==> flow/design.v <==
module fa(
input a,input b,input ci, output s, output co
);
reg s_out,c_out;
always @(*)
begin
s_out=a^b^ci;
c_out=a&b|a&ci|b&ci;
end
assign s=s_out;
assign co=c_out;
endmodule
module add17bit_2sComp(
   input 		     [16:0]		A,
	input 		     [16:0]		B,
	input 		         		ci,
	output		     [16:0]		calculate_out
);
wire [16:0] s;
wire [16:0] co;
fa fa0(A[0],B[0],ci,s[0],co[0]);
fa fa1(A[1],B[1],co[0],s[1],co[1]);
fa fa2(A[2],B[2],co[1],s[2],co[2]);
fa fa3(A[3],B[3],co[2],s[3],co[3]);
fa fa4(A[4],B[4],co[3],s[4],co[4]);
fa fa5(A[5],B[5],co[4],s[5],co[5]);
fa fa6(A[6],B[6],co[5],s[6],co[6]);
fa fa7(A[7],B[7],co[6],s[7],co[7]);
fa fa8(A[8],B[8],co[7],s[8],co[8]);
fa fa9(A[9],B[9],co[8],s[9],co[9]);
fa fa10(A[10],B[10],co[9],s[10],co[10]);
fa fa11(A[11],B[11],co[10],s[11],co[11]);
fa fa12(A[12],B[12],co[11],s[12],co[12]);
fa fa13(A[13],B[13],co[12],s[13],co[13]);
fa fa14(A[14],B[14],co[13],s[14],co[14]);
fa fa15(A[15],B[15],co[14],s[15],co[15]);
fa fa16(A[16],B[16],co[15],s[16],co[16]);
assign calculate_out[16:0]=s;
endmodule 
module add20bit_2sComp(
   input 		     [19:0]		A,
	input 		     [19:0]		B,
	input 		         		ci,
	output		     [19:0]		calculate_out
);
wire [19:0] s;
wire [19:0] co;
fa fa0(A[0],B[0],ci,s[0],co[0]);
fa fa1(A[1],B[1],co[0],s[1],co[1]);
fa fa2(A[2],B[2],co[1],s[2],co[2]);
fa fa3(A[3],B[3],co[2],s[3],co[3]);
fa fa4(A[4],B[4],co[3],s[4],co[4]);
fa fa5(A[5],B[5],co[4],s[5],co[5]);
fa fa6(A[6],B[6],co[5],s[6],co[6]);
fa fa7(A[7],B[7],co[6],s[7],co[7]);
fa fa8(A[8],B[8],co[7],s[8],co[8]);
fa fa9(A[9],B[9],co[8],s[9],co[9]);
fa fa10(A[10],B[10],co[9],s[10],co[10]);
fa fa11(A[11],B[11],co[10],s[11],co[11]);
fa fa12(A[12],B[12],co[11],s[12],co[12]);
fa fa13(A[13],B[13],co[12],s[13],co[13]);
fa fa14(A[14],B[14],co[13],s[14],co[14]);
fa fa15(A[15],B[15],co[14],s[15],co[15]);
fa fa16(A[16],B[16],co[15],s[16],co[16]);
fa fa17(A[17],B[17],co[16],s[17],co[17]);
fa fa18(A[18],B[18],co[17],s[18],co[18]);
fa fa19(A[19],B[19],co[18],s[19],co[19]);
assign calculate_out[19:0]=s;
endmodule 
module bin2bcd
(
	input wire [9:0] bin,
	output wire [3:0] bcd2,bcd1,bcd0,
	output reg neg
);
reg [9:0] abs_bin, rem, ones;
reg [3:0] tens, honds;
always @ (*) begin
	if (bin[9] == 1'b1) 
		begin
		abs_bin = (~bin) + 10'b00_0000_0001;
		neg = 1'b1;
		end
	else 
		begin
		abs_bin = bin;
		neg = 1'b0;
		end
	if (abs_bin >= 10'd500)
		begin
		honds = 4'h5;
		rem = abs_bin - 10'd500; 
		end 
	else if (abs_bin >= 10'd400 && abs_bin < 10'd500)
	   begin
		honds = 4'h4;
		rem = abs_bin - 10'd400;
		end
	else if (abs_bin >= 10'd300 && abs_bin < 10'd400)
	   begin
		honds = 4'h3;
		rem = abs_bin - 10'd300;
		end
	else if (abs_bin >= 10'd200 && abs_bin < 10'd300)
	   begin
		honds = 4'h2;
		rem = abs_bin - 10'd200;
		end
	else if (abs_bin >= 10'd100 && abs_bin < 10'd200)
	   begin
		honds = 4'h1;
		rem = abs_bin - 10'd100;
		end
	else 
	   begin
		honds = 4'h0;
		rem = abs_bin;
		end
	if (rem >= 10'd090)
		begin
		tens = 4'h9;
		ones = rem - 10'd090;
		end
	else if (rem >= 10'd080 && rem < 10'd090)
		begin
		tens = 4'h8;
		ones = rem - 10'd080;
		end
	else if (rem >= 10'd070 && rem < 10'd080)
		begin
		tens = 4'h7;
		ones = rem - 10'd070;
		end
	else if (rem >= 10'd060 && rem < 10'd070)
		begin
		tens = 4'h6;
		ones = rem - 10'd060;
		end
	else if (rem >= 10'd050 && rem < 10'd060)
		begin
		tens = 4'h5;
		ones = rem - 10'd050;
		end
	else if (rem >= 10'd040 && rem < 10'd050)
		begin
		tens = 4'h4;
		ones = rem - 10'd040;
		end
	else if (rem >= 10'd030 && rem < 10'd040)
		begin
		tens = 4'h3;
		ones = rem - 10'd030;
		end
	else if (rem >= 10'd020 && rem < 10'd030)
		begin
		tens = 4'h2;
		ones = rem - 10'd020;
		end
	else if (rem >= 10'd010 && rem < 10'd020)
		begin
		tens = 4'h1;
		ones = rem - 10'd010;
		end
	else 
		begin
		tens = 4'h0;
		ones = rem;
		end
end
assign bcd0 = ones [3:0];
assign bcd1 = tens;
assign bcd2 = honds;
endmodule 
module edge_detection ( 
input clock, 
input input_signal, 
output reg rising_transition
);
reg n; 
wire rising_transition_c;
assign rising_transition_c = ~n & input_signal;
always @(posedge clock) begin 
n                 <= input_signal; 
rising_transition <= rising_transition_c; 
end
endmodule
module cal(
input clk,
input [1:0] KEY,
input [6:2] SW,
input [15:0] smooth_out,
output [1:0] LEDR,
output reg nothing,
output reg [9:0] BCD_in
);
reg enable1;
reg enable2;
reg state_c, state;
reg [15:0] operand1, operand2;
wire [16:0] num1, num2, num3, num4;
wire [16:0] calculate_out1, calculate_out2;
wire load, reset;
wire reset_edge, load_edge;
assign reset = ~KEY[0];
assign load = ~KEY[1];
edge_detection my_edge1(.clock(clk),.input_signal(reset),.rising_transition(reset_edge));
edge_detection my_edge2(.clock(clk),.input_signal(load),.rising_transition(load_edge));
reg [1:0] LED;
assign LEDR[1:0] = LED[1:0];
always @ (*) begin
state_c = state;
LED = 2'b01;
enable1 = 1'b0;
enable2 = 1'b0;
case (state)
1'b0:begin LED = 2'b01; if (load_edge == 1'b1) begin state_c = 1'b1; enable1 = 1'b1; end end
1'b1:begin LED = 2'b10; if (load_edge == 1'b1) begin state_c = 1'b0; enable2 = 1'b1; end end
endcase
if (reset_edge == 1'b1) begin
state_c = 1'b0;
LED = 2'b01;
end
end
always @ (posedge clk) begin
	state <= state_c;
	if (enable1 == 1'b1) begin
		operand1 <= smooth_out;
	end
	if (enable2 == 1'b1) begin
		operand2 <= smooth_out;
   end
end
parameter smooth = 5'b00_001;
parameter operand_1 = 5'b00_010;
parameter operand_2 = 5'b00_100;
parameter add = 5'b01_000;
parameter sub = 5'b10_000;
assign num1 = {operand1[15],operand1};
assign num2 = {operand2[15],operand2};
assign num3 = {operand1[15],operand1};
assign num4 = ~({operand2[15],operand2});
always @ (*) begin
	case (SW[6:2])
	smooth: begin
		BCD_in = smooth_out[9:0];
		nothing = 1'b0;
	end
	operand_1: begin
		BCD_in = operand1[9:0];
		nothing = 1'b0;
	end
	operand_2: begin
		BCD_in = operand2[9:0];
		nothing = 1'b0;
	end
	add: begin
		BCD_in = calculate_out1[9:0];
		nothing = 1'b0;
	end
	sub: begin
		BCD_in = calculate_out2[9:0];
		nothing = 1'b0;
	end
	default: begin
		BCD_in = 10'd0;
		nothing = 1'b1;
	end
	endcase
end
add17bit_2sComp my_add(.A(num1), .B(num2), .ci(1'b0), .calculate_out(calculate_out1));
add17bit_2sComp my_sub(.A(num3), .B(num4), .ci(1'b1), .calculate_out(calculate_out2));
endmodule 
module seg7(
	output		     [7:0]		HEX0,
	output		     [7:0]		HEX1,
	output		     [7:0]		HEX2,
	output		     [7:0]		HEX3,
	output		     [7:0]		HEX4,
	output		     [7:0]		HEX5,
	input                      clk,
	input                      rst,
	input                      nothing,
   input 		     [11:0]		display,
	input                      neg
);
  reg [31:0] out; 
  reg [12:0] count, count_c;  
always @(count or rst) begin
		count_c = count + 13'd1;
		if (count == 13'd4400) begin
		count_c = 13'd0;
		end
		if (rst == 1'b1) begin
		count_c = 13'd0;
		end
end
always @ (posedge clk) begin
	count <= count_c;
end
always @(*) begin
	 case (display [3:0])  
	 4'b0000: begin 
	 out [7:0] = 8'b11000000; 
	 end 
	 4'b0001: begin 
	 out [7:0] = 8'b11111001; 
	 end 
	 4'b0010: begin 
	 out [7:0] = 8'b10100100; 
	 end 
	 4'b0011: begin 
	 out [7:0] = 8'b10110000; 
	 end 
	 4'b0100: begin 
	 out [7:0] = 8'b10011001; 
	 end 
	 4'b0101: begin 
	 out [7:0]= 8'b10010010; 
	 end 
	 4'b0110: begin 
	 out [7:0]= 8'b10000010; 
	 end 
	 4'b0111: begin 
	 out [7:0]= 8'b11111000; 
	 end
	 4'b1000: begin 
	 out [7:0]= 8'b10000000; 
	 end 
	 4'b1001: begin 
	 out [7:0]= 8'b10010000; 
	 end 
	 4'b1010: begin 
	 out [7:0]= 8'b10001000; 
	 end 
	 4'b1011: begin 
	 out [7:0]= 8'b10000011; 
	 end
	 4'b1100: begin 
	 out [7:0]= 8'b11000110; 
	 end 
	 4'b1101: begin 
	 out [7:0]= 8'b10100001; 
	 end 
	 4'b1110: begin 
	 out [7:0]= 8'b10000110; 
	 end 
	 4'b1111: begin 
	 out [7:0]= 8'b10001110; 
	 end
	 default: begin 
	 out [7:0]= 8'b11111111; 
	 end 
	 endcase 
	 case (display [7:4])  
	 4'b0000: begin 
	 out [15:8]= 8'b11000000; 
	 end 
	 4'b0001: begin 
	 out [15:8]= 8'b11111001; 
	 end 
	 4'b0010: begin 
	 out [15:8]= 8'b10100100; 
	 end 
	 4'b0011: begin 
	 out [15:8]= 8'b10110000; 
	 end 
	 4'b0100: begin 
	 out [15:8]= 8'b10011001; 
	 end 
	 4'b0101: begin 
	 out [15:8]= 8'b10010010; 
	 end 
	 4'b0110: begin 
	 out [15:8]= 8'b10000010; 
	 end 
	 4'b0111: begin 
	 out [15:8]= 8'b11111000; 
	 end
	 4'b1000: begin 
	 out [15:8]= 8'b10000000; 
	 end 
	 4'b1001: begin 
	 out [15:8]= 8'b10010000; 
	 end 
	 4'b1010: begin 
	 out [15:8]= 8'b10001000; 
	 end 
	 4'b1011: begin 
	 out [15:8]= 8'b10000011; 
	 end
	 4'b1100: begin 
	 out [15:8]= 8'b11000110; 
	 end 
	 4'b1101: begin 
	 out [15:8]= 8'b10100001; 
	 end 
	 4'b1110: begin 
	 out [15:8]= 8'b10000110; 
	 end 
	 4'b1111: begin 
	 out [15:8]= 8'b10001110; 
	 end
	 default: begin 
	 out [15:8]= 8'b11111111; 
	 end 
	 endcase 
	 case (display [11:8])  
	 4'b0000: begin 
	 out [23:16]= 8'b11000000; 
	 end 
	 4'b0001: begin 
	 out [23:16]= 8'b11111001; 
	 end 
	 4'b0010: begin 
	 out [23:16]= 8'b10100100; 
	 end 
	 4'b0011: begin 
	 out [23:16]= 8'b10110000; 
	 end 
	 4'b0100: begin 
	 out [23:16]= 8'b10011001; 
	 end 
	 4'b0101: begin 
	 out [23:16]= 8'b10010010; 
	 end 
	 4'b0110: begin 
	 out [23:16]= 8'b10000010; 
	 end 
	 4'b0111: begin 
	 out [23:16]= 8'b11111000; 
	 end
	 4'b1000: begin 
	 out [23:16]= 8'b10000000; 
	 end 
	 4'b1001: begin 
	 out [23:16]= 8'b10010000; 
	 end 
	 4'b1010: begin 
	 out [23:16]= 8'b10001000; 
	 end 
	 4'b1011: begin 
	 out [23:16]= 8'b10000011; 
	 end
	 4'b1100: begin 
	 out [23:16]= 8'b11000110; 
	 end 
	 4'b1101: begin 
	 out [23:16]= 8'b10100001; 
	 end 
	 4'b1110: begin 
	 out [23:16]= 8'b10000110; 
	 end 
	 4'b1111: begin 
	 out [23:16]= 8'b10001110; 
	 end
	 default: begin 
	 out [23:16]= 8'b11111111; 
	 end 
	 endcase 
	 case (neg)
	 1'b1: begin
	 out [31:24]= 8'b10111111;
	 end
	 default: begin 
	 out [31:24]= 8'b11111111; 
	 end 
	 endcase
    if (nothing == 1'b1) begin 
	 if (count <= 13'd2200) begin
	 out [7:0] = 8'b1011_1111;
	 out[15:8] = 8'b1011_1111;
	 out[23:16] = 8'b1011_1111; 
	 out[31:24] = 8'b1011_1111;
	 end 
	 else begin
	 out [7:0] = 8'b1111_1111;
	 out[15:8] = 8'b1111_1111;
	 out[23:16] = 8'b1111_1111; 
	 out[31:24] = 8'b1111_1111;
	 end
	 end
 end 
assign HEX0[7:0]=out[7:0];
assign HEX1[7:0]=out[15:8];
assign HEX2[7:0]=out[23:16];
assign HEX3[7:0]=out[31:24];
assign HEX4[7:0]= 8'b11111111;
assign HEX5[7:0]= 8'b11111111;
endmodule
module smooth_filter(
input clk,
input reset,
input [15:0] in,
input [1:0] SW,
output [15:0] out
);
reg [6:0] count, count_c;
wire en;
always @(reset or count) begin
	if (reset == 1'b1) begin
		count_c = 7'd0;
	end
	else begin
		count_c = count + 7'd1;
	end
end
assign en = (count == 7'd99);
reg [15:0] r1, r2, r3, r4, r5, r6, r7, r8, r9, r10, r11, r12, r13, r14, r15, r16;
always @ (posedge clk) begin
	count <= count_c;
	if (en == 1'b1) begin
		r1 <= in;
		r2 <= r1;
		r3 <= r2;
		r4 <= r3;
		r5 <= r4;
		r6 <= r5;
		r7 <= r6;
		r8 <= r7;
		r9 <= r8;
		r10 <= r9;
		r11 <= r10;
		r12 <= r11;
		r13 <= r12;
		r14 <= r13;
		r15 <= r14;
		r16 <= r15;
	end
end
reg [19:0] sum;
wire [19:0] num1, num2, num3, num4, num5, num6, num7, num8;
wire [19:0] num9, num10, num11, num12, num13, num14, num15, num16;
wire ci=1'b0;
wire [19:0] calculate_out1, calculate_out2, calculate_out3, calculate_out4,
            calculate_out5, calculate_out6, calculate_out7, calculate_out8,
				calculate_out9, calculate_out10, calculate_out11, calculate_out12,
				calculate_out13, calculate_out14, calculate_out15;
assign num1 = {{4{r1[15]}},r1};
assign num2 = {{4{r2[15]}},r2};
assign num3 = {{4{r3[15]}},r3};
assign num4 = {{4{r4[15]}},r4};
assign num5 = {{4{r5[15]}},r5};
assign num6 = {{4{r6[15]}},r6};
assign num7 = {{4{r7[15]}},r7};
assign num8 = {{4{r8[15]}},r8};
assign num9 = {{4{r9[15]}},r9};
assign num10 = {{4{r10[15]}},r10};
assign num11 = {{4{r11[15]}},r11};
assign num12 = {{4{r12[15]}},r12};
assign num13 = {{4{r13[15]}},r13};
assign num14 = {{4{r14[15]}},r14};
assign num15 = {{4{r15[15]}},r15};
assign num16 = {{4{r16[15]}},r16};
always @(*) begin
	sum = num1;
	case (SW[1:0]) 
	2'b00:begin 
		sum = num1;
	end
	2'b01:begin
		sum = calculate_out1;
		sum = sum >> 1; 
	end
	2'b10:begin
		sum = calculate_out3;
		sum = sum >> 2;  
	end
	2'b11:begin
		sum = calculate_out15;
		sum = sum >> 4;  
	end
	endcase 
end
assign out = sum[15:0];
add20bit_2sComp my_adder1 (.A(num1),.B(num2),.ci(ci),.calculate_out(calculate_out1));
add20bit_2sComp my_adder2 (.A(calculate_out1),.B(num3),.ci(ci),.calculate_out(calculate_out2));
add20bit_2sComp my_adder3(.A(calculate_out2),.B(num4),.ci(ci),.calculate_out(calculate_out3));
add20bit_2sComp my_adder4(.A(calculate_out3),.B(num5),.ci(ci),.calculate_out(calculate_out4));
add20bit_2sComp my_adder5 (.A(calculate_out4),.B(num6),.ci(ci),.calculate_out(calculate_out5));
add20bit_2sComp my_adder6(.A(calculate_out5),.B(num7),.ci(ci),.calculate_out(calculate_out6));
add20bit_2sComp my_adder7(.A(calculate_out6),.B(num8),.ci(ci),.calculate_out(calculate_out7));
add20bit_2sComp my_adder8 (.A(calculate_out7),.B(num9),.ci(ci),.calculate_out(calculate_out8));
add20bit_2sComp my_adder9(.A(calculate_out8),.B(num10),.ci(ci),.calculate_out(calculate_out9));
add20bit_2sComp my_adder10(.A(calculate_out9),.B(num11),.ci(ci),.calculate_out(calculate_out10));
add20bit_2sComp my_adder11(.A(calculate_out10),.B(num12),.ci(ci),.calculate_out(calculate_out11));
add20bit_2sComp my_adder12(.A(calculate_out11),.B(num13),.ci(ci),.calculate_out(calculate_out12));
add20bit_2sComp my_adder13(.A(calculate_out12),.B(num14),.ci(ci),.calculate_out(calculate_out13));
add20bit_2sComp my_adder14(.A(calculate_out13),.B(num15),.ci(ci),.calculate_out(calculate_out14));
add20bit_2sComp my_adder15(.A(calculate_out14),.B(num16),.ci(ci),.calculate_out(calculate_out15));
endmodule 
module calc_top (
   input              clk,
   input              rst,
   input      [15:0]  data_x,
   input      [1:0]   KEY,
   input      [6:0]   SW,
   output     [7:0]   HEX0,
   output     [7:0]   HEX1,
   output     [7:0]   HEX2,
   output     [7:0]   HEX3,
   output     [7:0]   HEX4,
   output     [7:0]   HEX5,
   output     [1:0]   LEDR
   );
wire [3:0] bcd2, bcd1, bcd0;
wire neg;
wire [15:0] smooth_out;
wire nothing;
wire [9:0] BCD_in;
smooth_filter my_filter (.clk(clk), .reset(rst), .in(data_x[15:0]), .SW(SW[1:0]), .out(smooth_out));
cal my_cal (.clk(clk), .KEY(KEY), .SW(SW[6:2]), .smooth_out(smooth_out), .LEDR(LEDR[1:0]), .nothing(nothing), .BCD_in(BCD_in));
bin2bcd my_bin2bcd (.bin(BCD_in), .bcd2(bcd2), .bcd1(bcd1), .bcd0(bcd0), .neg(neg));
seg7 my_seg7 (.HEX0(HEX0), .HEX1(HEX1), .HEX2(HEX2), .HEX3(HEX3), .HEX4(HEX4), .HEX5(HEX5), .clk(clk), .rst(rst), .nothing(nothing), .display({bcd2, bcd1, bcd0}), .neg(neg));
endmodule
Step by step through the tools: calc_top
What the tools print for calc_top, step after step.
Line numbers count from 1 in the design file above.
Operators: Yosys type, input widths -> output width; for muxes data width and select width s.
Cell names lack the library's common part.
Not given: -

set-up
  top = calc_top
  clock = clk
  cell library = sky130hd
  timing corner = tt_025C_1v80

Word-level counts
Source: Yosys, flattened and elaborated, memories not mapped. Widths are those after wreduce. Registers that Yosys merges into a memory's read port (data or address) are not register bits. Print and check cells do not count.
Yosys's memory passes give these memory sizes; they may raise the number of words (mostly to a power of two), join words into wider ones and drop unused or constant bits.

bit counts
  register bits = 301
  bits in read-only memories = 336
  memories kept = 3
  input bits = 27
  output and inout bits = 50
  cells after elaboration = 1584

cells by class
  add/sub/neg operators = 17
  $lt $le $gt $ge = 27
  equal/unequal tests = 10
  muxes and demuxes = 42
  bitwise operators = 1445
  reduce/logical cells = 15

memory list
  name             depth  width  rd ports  write ports  RTL line  RTL
  (no name shown)  16     7      1         0            301       case (display [3:0])
  (no name shown)  16     7      1         0            354       case (display [7:4])
  (no name shown)  16     7      1         0            407       case (display [11:8])

operators with widths
  kind                   number
  $and 1x1->1            607
  $xor 1x1->1            436
  $or 1x1->1             394
  $mux 4                 21
  $mux 10                6
  $pmux 10 s5            1
  $ge 10x7->1 const B    4
  $pmux 10 s4            1
  $mux 32                1
  $ge 10x6->1 const B    3
  $lt 10x6->1 const B    3
  $lt 10x7->1 const B    3
  $sub 10x9->10 const B  3
  $ge 10x9->1 const B    3
  $lt 10x9->1 const B    3
  $ge 10x5->1 const B    2
  $lt 10x5->1 const B    2
  $not 10->10            2
  $sub 4x4->4 const B    5
  $mux 7                 2
  $add 13x1->13 const B  1
  $le 13x12->1 const B   1
  $eq 13x13->1 const B   1
  $logic_and 1x1->1      12
  $add 10x1->10 const B  1
  $ge 10x4->1 const B    1
  $sub 10x7->10 const B  1
  $sub 10x8->10 const B  1

Not listed: further kinds 22, cells in them 35.

Logic depth
Yosys ltp: most cells in a row. Word level: on the elaborated netlist, between registers, memories and ports. Mapped: between sequential cells and ports; inverters and the memories' decode and read muxes count.

logic depth
  depth in word-level cells = 89
  ABC_AREA = 1
  depth in mapped cells = 84

Netlist
Source: synth_stat.txt of the flow (Yosys; design flattened, memories mapped). It holds for the ABC_AREA given above (unset counts as 0); a run with the other value may have another netlist.
Totals and module areas in this step are rounded.

cell types
  cell type  number  area in all (um^2)
  edfxtp_1   244     7.33E+03
  fa_1       193     3.86E+03
  nand2_1    294     1.1E+03
  inv_1      205     769.488
  ha_1       58      725.696
  dfxtp_1    25      500.48
  nand3_1    70      350.336
  nor2_1     65      243.984
  buf_4      27      202.694
  a21oi_1    24      120.115
  nand2_2    18      112.608
  o21ai_0    22      110.106
  o22ai_1    16      100.096
  xor2_1     11      96.342
  nand4_1    14      87.584
  inv_2      23      86.333
  nand3b_1   11      82.579
  o211ai_1   10      75.072

Not listed: further types 39, cells in them 105.

synthesis totals
  cell count = 1435
  mapped area = 16850 um^2
  sequential area = 7828 um^2
  flip-flops = 269

Worst setup path after synthesis
Path of least setup slack by OpenSTA after synthesis, without wires, with an ideal clock, recovery checks aside; 20% of the period is set as input and as output delay. Where synthesis merged equal registers, the netlist keeps one of their names.

timing path post-synthesis
  kind = reg2out
  start = register my_filter.r1[0]
  end = output port HEX0[1]
  period = 28.0 ns
  output delay = 5.600 ns
  arrival = 18.238 ns
  path slack = 4.162 ns
  path delay = 18.238 ns
  driving pins on the path = 68
  synthesis period reached = 23.838 ns

"path delay" = arrival - input delay + setup time.
At an output port there is no setup time.
"driving pins on the path" counts driving pins, that of a launching flip-flop among them; a cell with two outputs on the path counts twice.
"synthesis period reached" = period - worst setup slack (recovery checks aside). The figure is calculated, with input and output delays left at 20% of the set period.
Between the ends stands the longest chain of elaborated cells between them, by number of cells; it is not shown to be the way that was timed. Of several equally long chains one is given.
Each line given opens the expression or statement behind the cell; cells for indexed reads and writes are added by Yosys, which also makes memories of some case tables.
The chain passes a memory read, where the word-level depth is cut; so it can be longer than that depth.

between the ends, post-synthesis
  path through = edfxtp_1 -> ha_1 -> inv_1 -> fa_1 -> fa_1 -> fa_1 -> fa_1 -> fa_1 -> fa_1 -> fa_1 -> fa_1 -> fa_1 -> fa_1 -> fa_1 -> inv_1 -> fa_1 -> fa_1 -> fa_1 -> (+32 left out) -> nor2_2 -> xor2_1 -> inv_2 -> ha_1 -> nand2_1 -> nor2_1 -> nor3_2 -> nand2_2 -> inv_2 -> o21ai_2 -> nand2_1 -> nand3b_4 -> xor2_4 -> inv_1 -> ha_1 -> inv_1 -> nand2_1 -> o211ai_1
  length of the longest elaborated chain = 91

RTL lines, path post-synthesis
  element                   RTL line  RTL
  from (decl)               508       reg [15:0] r1, r2, r3, r4, r5, r6, r7, r8, r9, r10, r11, r12, r13, r14, r15, r16;
  from (assign)             512       r1 <= in;
  $and 1x1->1 (2 in a row)  8         c_out=a&b|a&ci|b&ci;
  $or 1x1->1 (2 in a row)   8
  $and 1x1->1               8
  $or 1x1->1 (2 in a row)   8
  $and 1x1->1               8
  $or 1x1->1 (2 in a row)   8
  $and 1x1->1               8
  (+73 left out)            -
  $mux 4                    139       else if (rem >= 10'd050 && rem < 10'd060)
  $mux 4                    134       else if (rem >= 10'd060 && rem < 10'd070)
  $mux 4                    129       else if (rem >= 10'd070 && rem < 10'd080)
  $mux 4                    124       else if (rem >= 10'd080 && rem < 10'd090)
  $mux 4                    119       if (rem >= 10'd090)
  $mem_v2 16x7              301       case (display [3:0])
  $mux 32                   468       if (nothing == 1'b1) begin
  to (decl)                 597       output     [7:0]   HEX0,

Timing after layout
Path of least setup slack in the final report of entry B (OpenROAD, finished layout, wires in). Where an end is a register, its clock arrival counts in the times.

timing path post-layout
  kind = reg2out
  start = register my_filter.r1[0]
  end = output port HEX0[1]
  period = 26.1 ns
  output delay = 5.22 ns
  arrival = 19.83 ns
  path slack = 1.05 ns
  driving pins on the path = 69

Between the ends stands the longest chain of elaborated cells between them, by number of cells; it is not shown to be the way that was timed. Of several equally long chains one is given.
The chain passes a memory read, where the word-level depth is cut; so it can be longer than that depth.

between the ends, post-layout
  path through = edfxtp_1 -> ha_1 -> inv_1 -> fa_1 -> fa_1 -> fa_1 -> fa_1 -> fa_1 -> fa_1 -> fa_1 -> fa_1 -> fa_1 -> fa_1 -> fa_1 -> inv_1 -> fa_1 -> fa_1 -> fa_1 -> (+33 left out) -> xor2_2 -> inv_2 -> ha_1 -> nand2_1 -> nor2_1 -> nor3_2 -> nand2_2 -> inv_2 -> o21ai_2 -> nand2_1 -> nand3b_4 -> xor2_4 -> inv_1 -> ha_1 -> inv_1 -> nand2_1 -> o211ai_1 -> clkdlybuf4s50_1
  length of the longest elaborated chain = 91

RTL lines, path post-layout
  element                   RTL line  RTL
  from (decl)               508       reg [15:0] r1, r2, r3, r4, r5, r6, r7, r8, r9, r10, r11, r12, r13, r14, r15, r16;
  from (assign)             512       r1 <= in;
  $and 1x1->1 (2 in a row)  8         c_out=a&b|a&ci|b&ci;
  $or 1x1->1 (2 in a row)   8
  $and 1x1->1               8
  $or 1x1->1 (2 in a row)   8
  $and 1x1->1               8
  $or 1x1->1 (2 in a row)   8
  $and 1x1->1               8
  (+73 left out)            -
  $mux 4                    139       else if (rem >= 10'd050 && rem < 10'd060)
  $mux 4                    134       else if (rem >= 10'd060 && rem < 10'd070)
  $mux 4                    129       else if (rem >= 10'd070 && rem < 10'd080)
  $mux 4                    124       else if (rem >= 10'd080 && rem < 10'd090)
  $mux 4                    119       if (rem >= 10'd090)
  $mem_v2 16x7              301       case (display [3:0])
  $mux 32                   468       if (nothing == 1'b1) begin
  to (decl)                 597       output     [7:0]   HEX0,

Data sheet: physical implementation of calc_top

Design calc_top on sky130hd. What follows are 3 stored runs of the flow, each under its own settings; their order means nothing. The constraints put input and output delay at 20% of the set period each and load the outputs with 0.01 pF.
"reached clock period" means the clock period less the worst setup slack. The figure is calculated, with input and output delays left at 20% of the set period.
"worst setup path time" = time allowed to the worst setup path (clock period - input delay - output delay, where it has them) - its slack; a late launch clock adds to it, a late capture clock takes from it.
"power" is the tool's figure for a default switching activity; nothing was simulated.
The measured numbers are rounded.
A setting shown as n/a is not set for that run.
Among the results, n/a means that no value is shown for the run.

setting or result                    entry A  entry B   entry C
CAP_MARGIN                           30       40        30
CELL_PAD_IN_SITES_DETAIL_PLACEMENT   2        n/a       2
CELL_PAD_IN_SITES_GLOBAL_PLACEMENT   1        n/a       1
CORE_ASPECT_RATIO                    1.48     n/a       1.86
CORE_MARGIN                          8        2         8
CORE_UTILIZATION                     53       19        53
CTS_CLUSTER_DIAMETER                 142      27        142
CTS_CLUSTER_SIZE                     53       n/a       53
GPL_ROUTABILITY_DRIVEN               0        n/a       0
GPL_TIMING_DRIVEN                    1        n/a       1
MIN_ROUTING_LAYER                    met2     met1      met2
PLACE_DENSITY                        0.76     n/a       0.76
SLEW_MARGIN                          0        5         35
period_ns                            17.7     26.1      17.7
ABC_AREA                             n/a      1         n/a
HOLD_SLACK_MARGIN                    n/a      0.21      -0.1
worst setup path time (ns)           n/a      19.83     n/a
critical path kind                   n/a      reg2out   n/a
cell area after synthesis (um^2)     n/a      16850     n/a
power (W)                            n/a      0.001528  n/a
reached clock period (ns)            n/a      25.046    n/a
setup TNS (ns)                       n/a      0.000     n/a
full die area (um^2)                 n/a      91070     n/a
worst setup slack after layout (ns)  n/a      1.054     n/a
utilization after routing            n/a      0.24      n/a

Entry A: no results, placement failed with DPL-0033
Entry C: no results, placement failed with DPL-0033
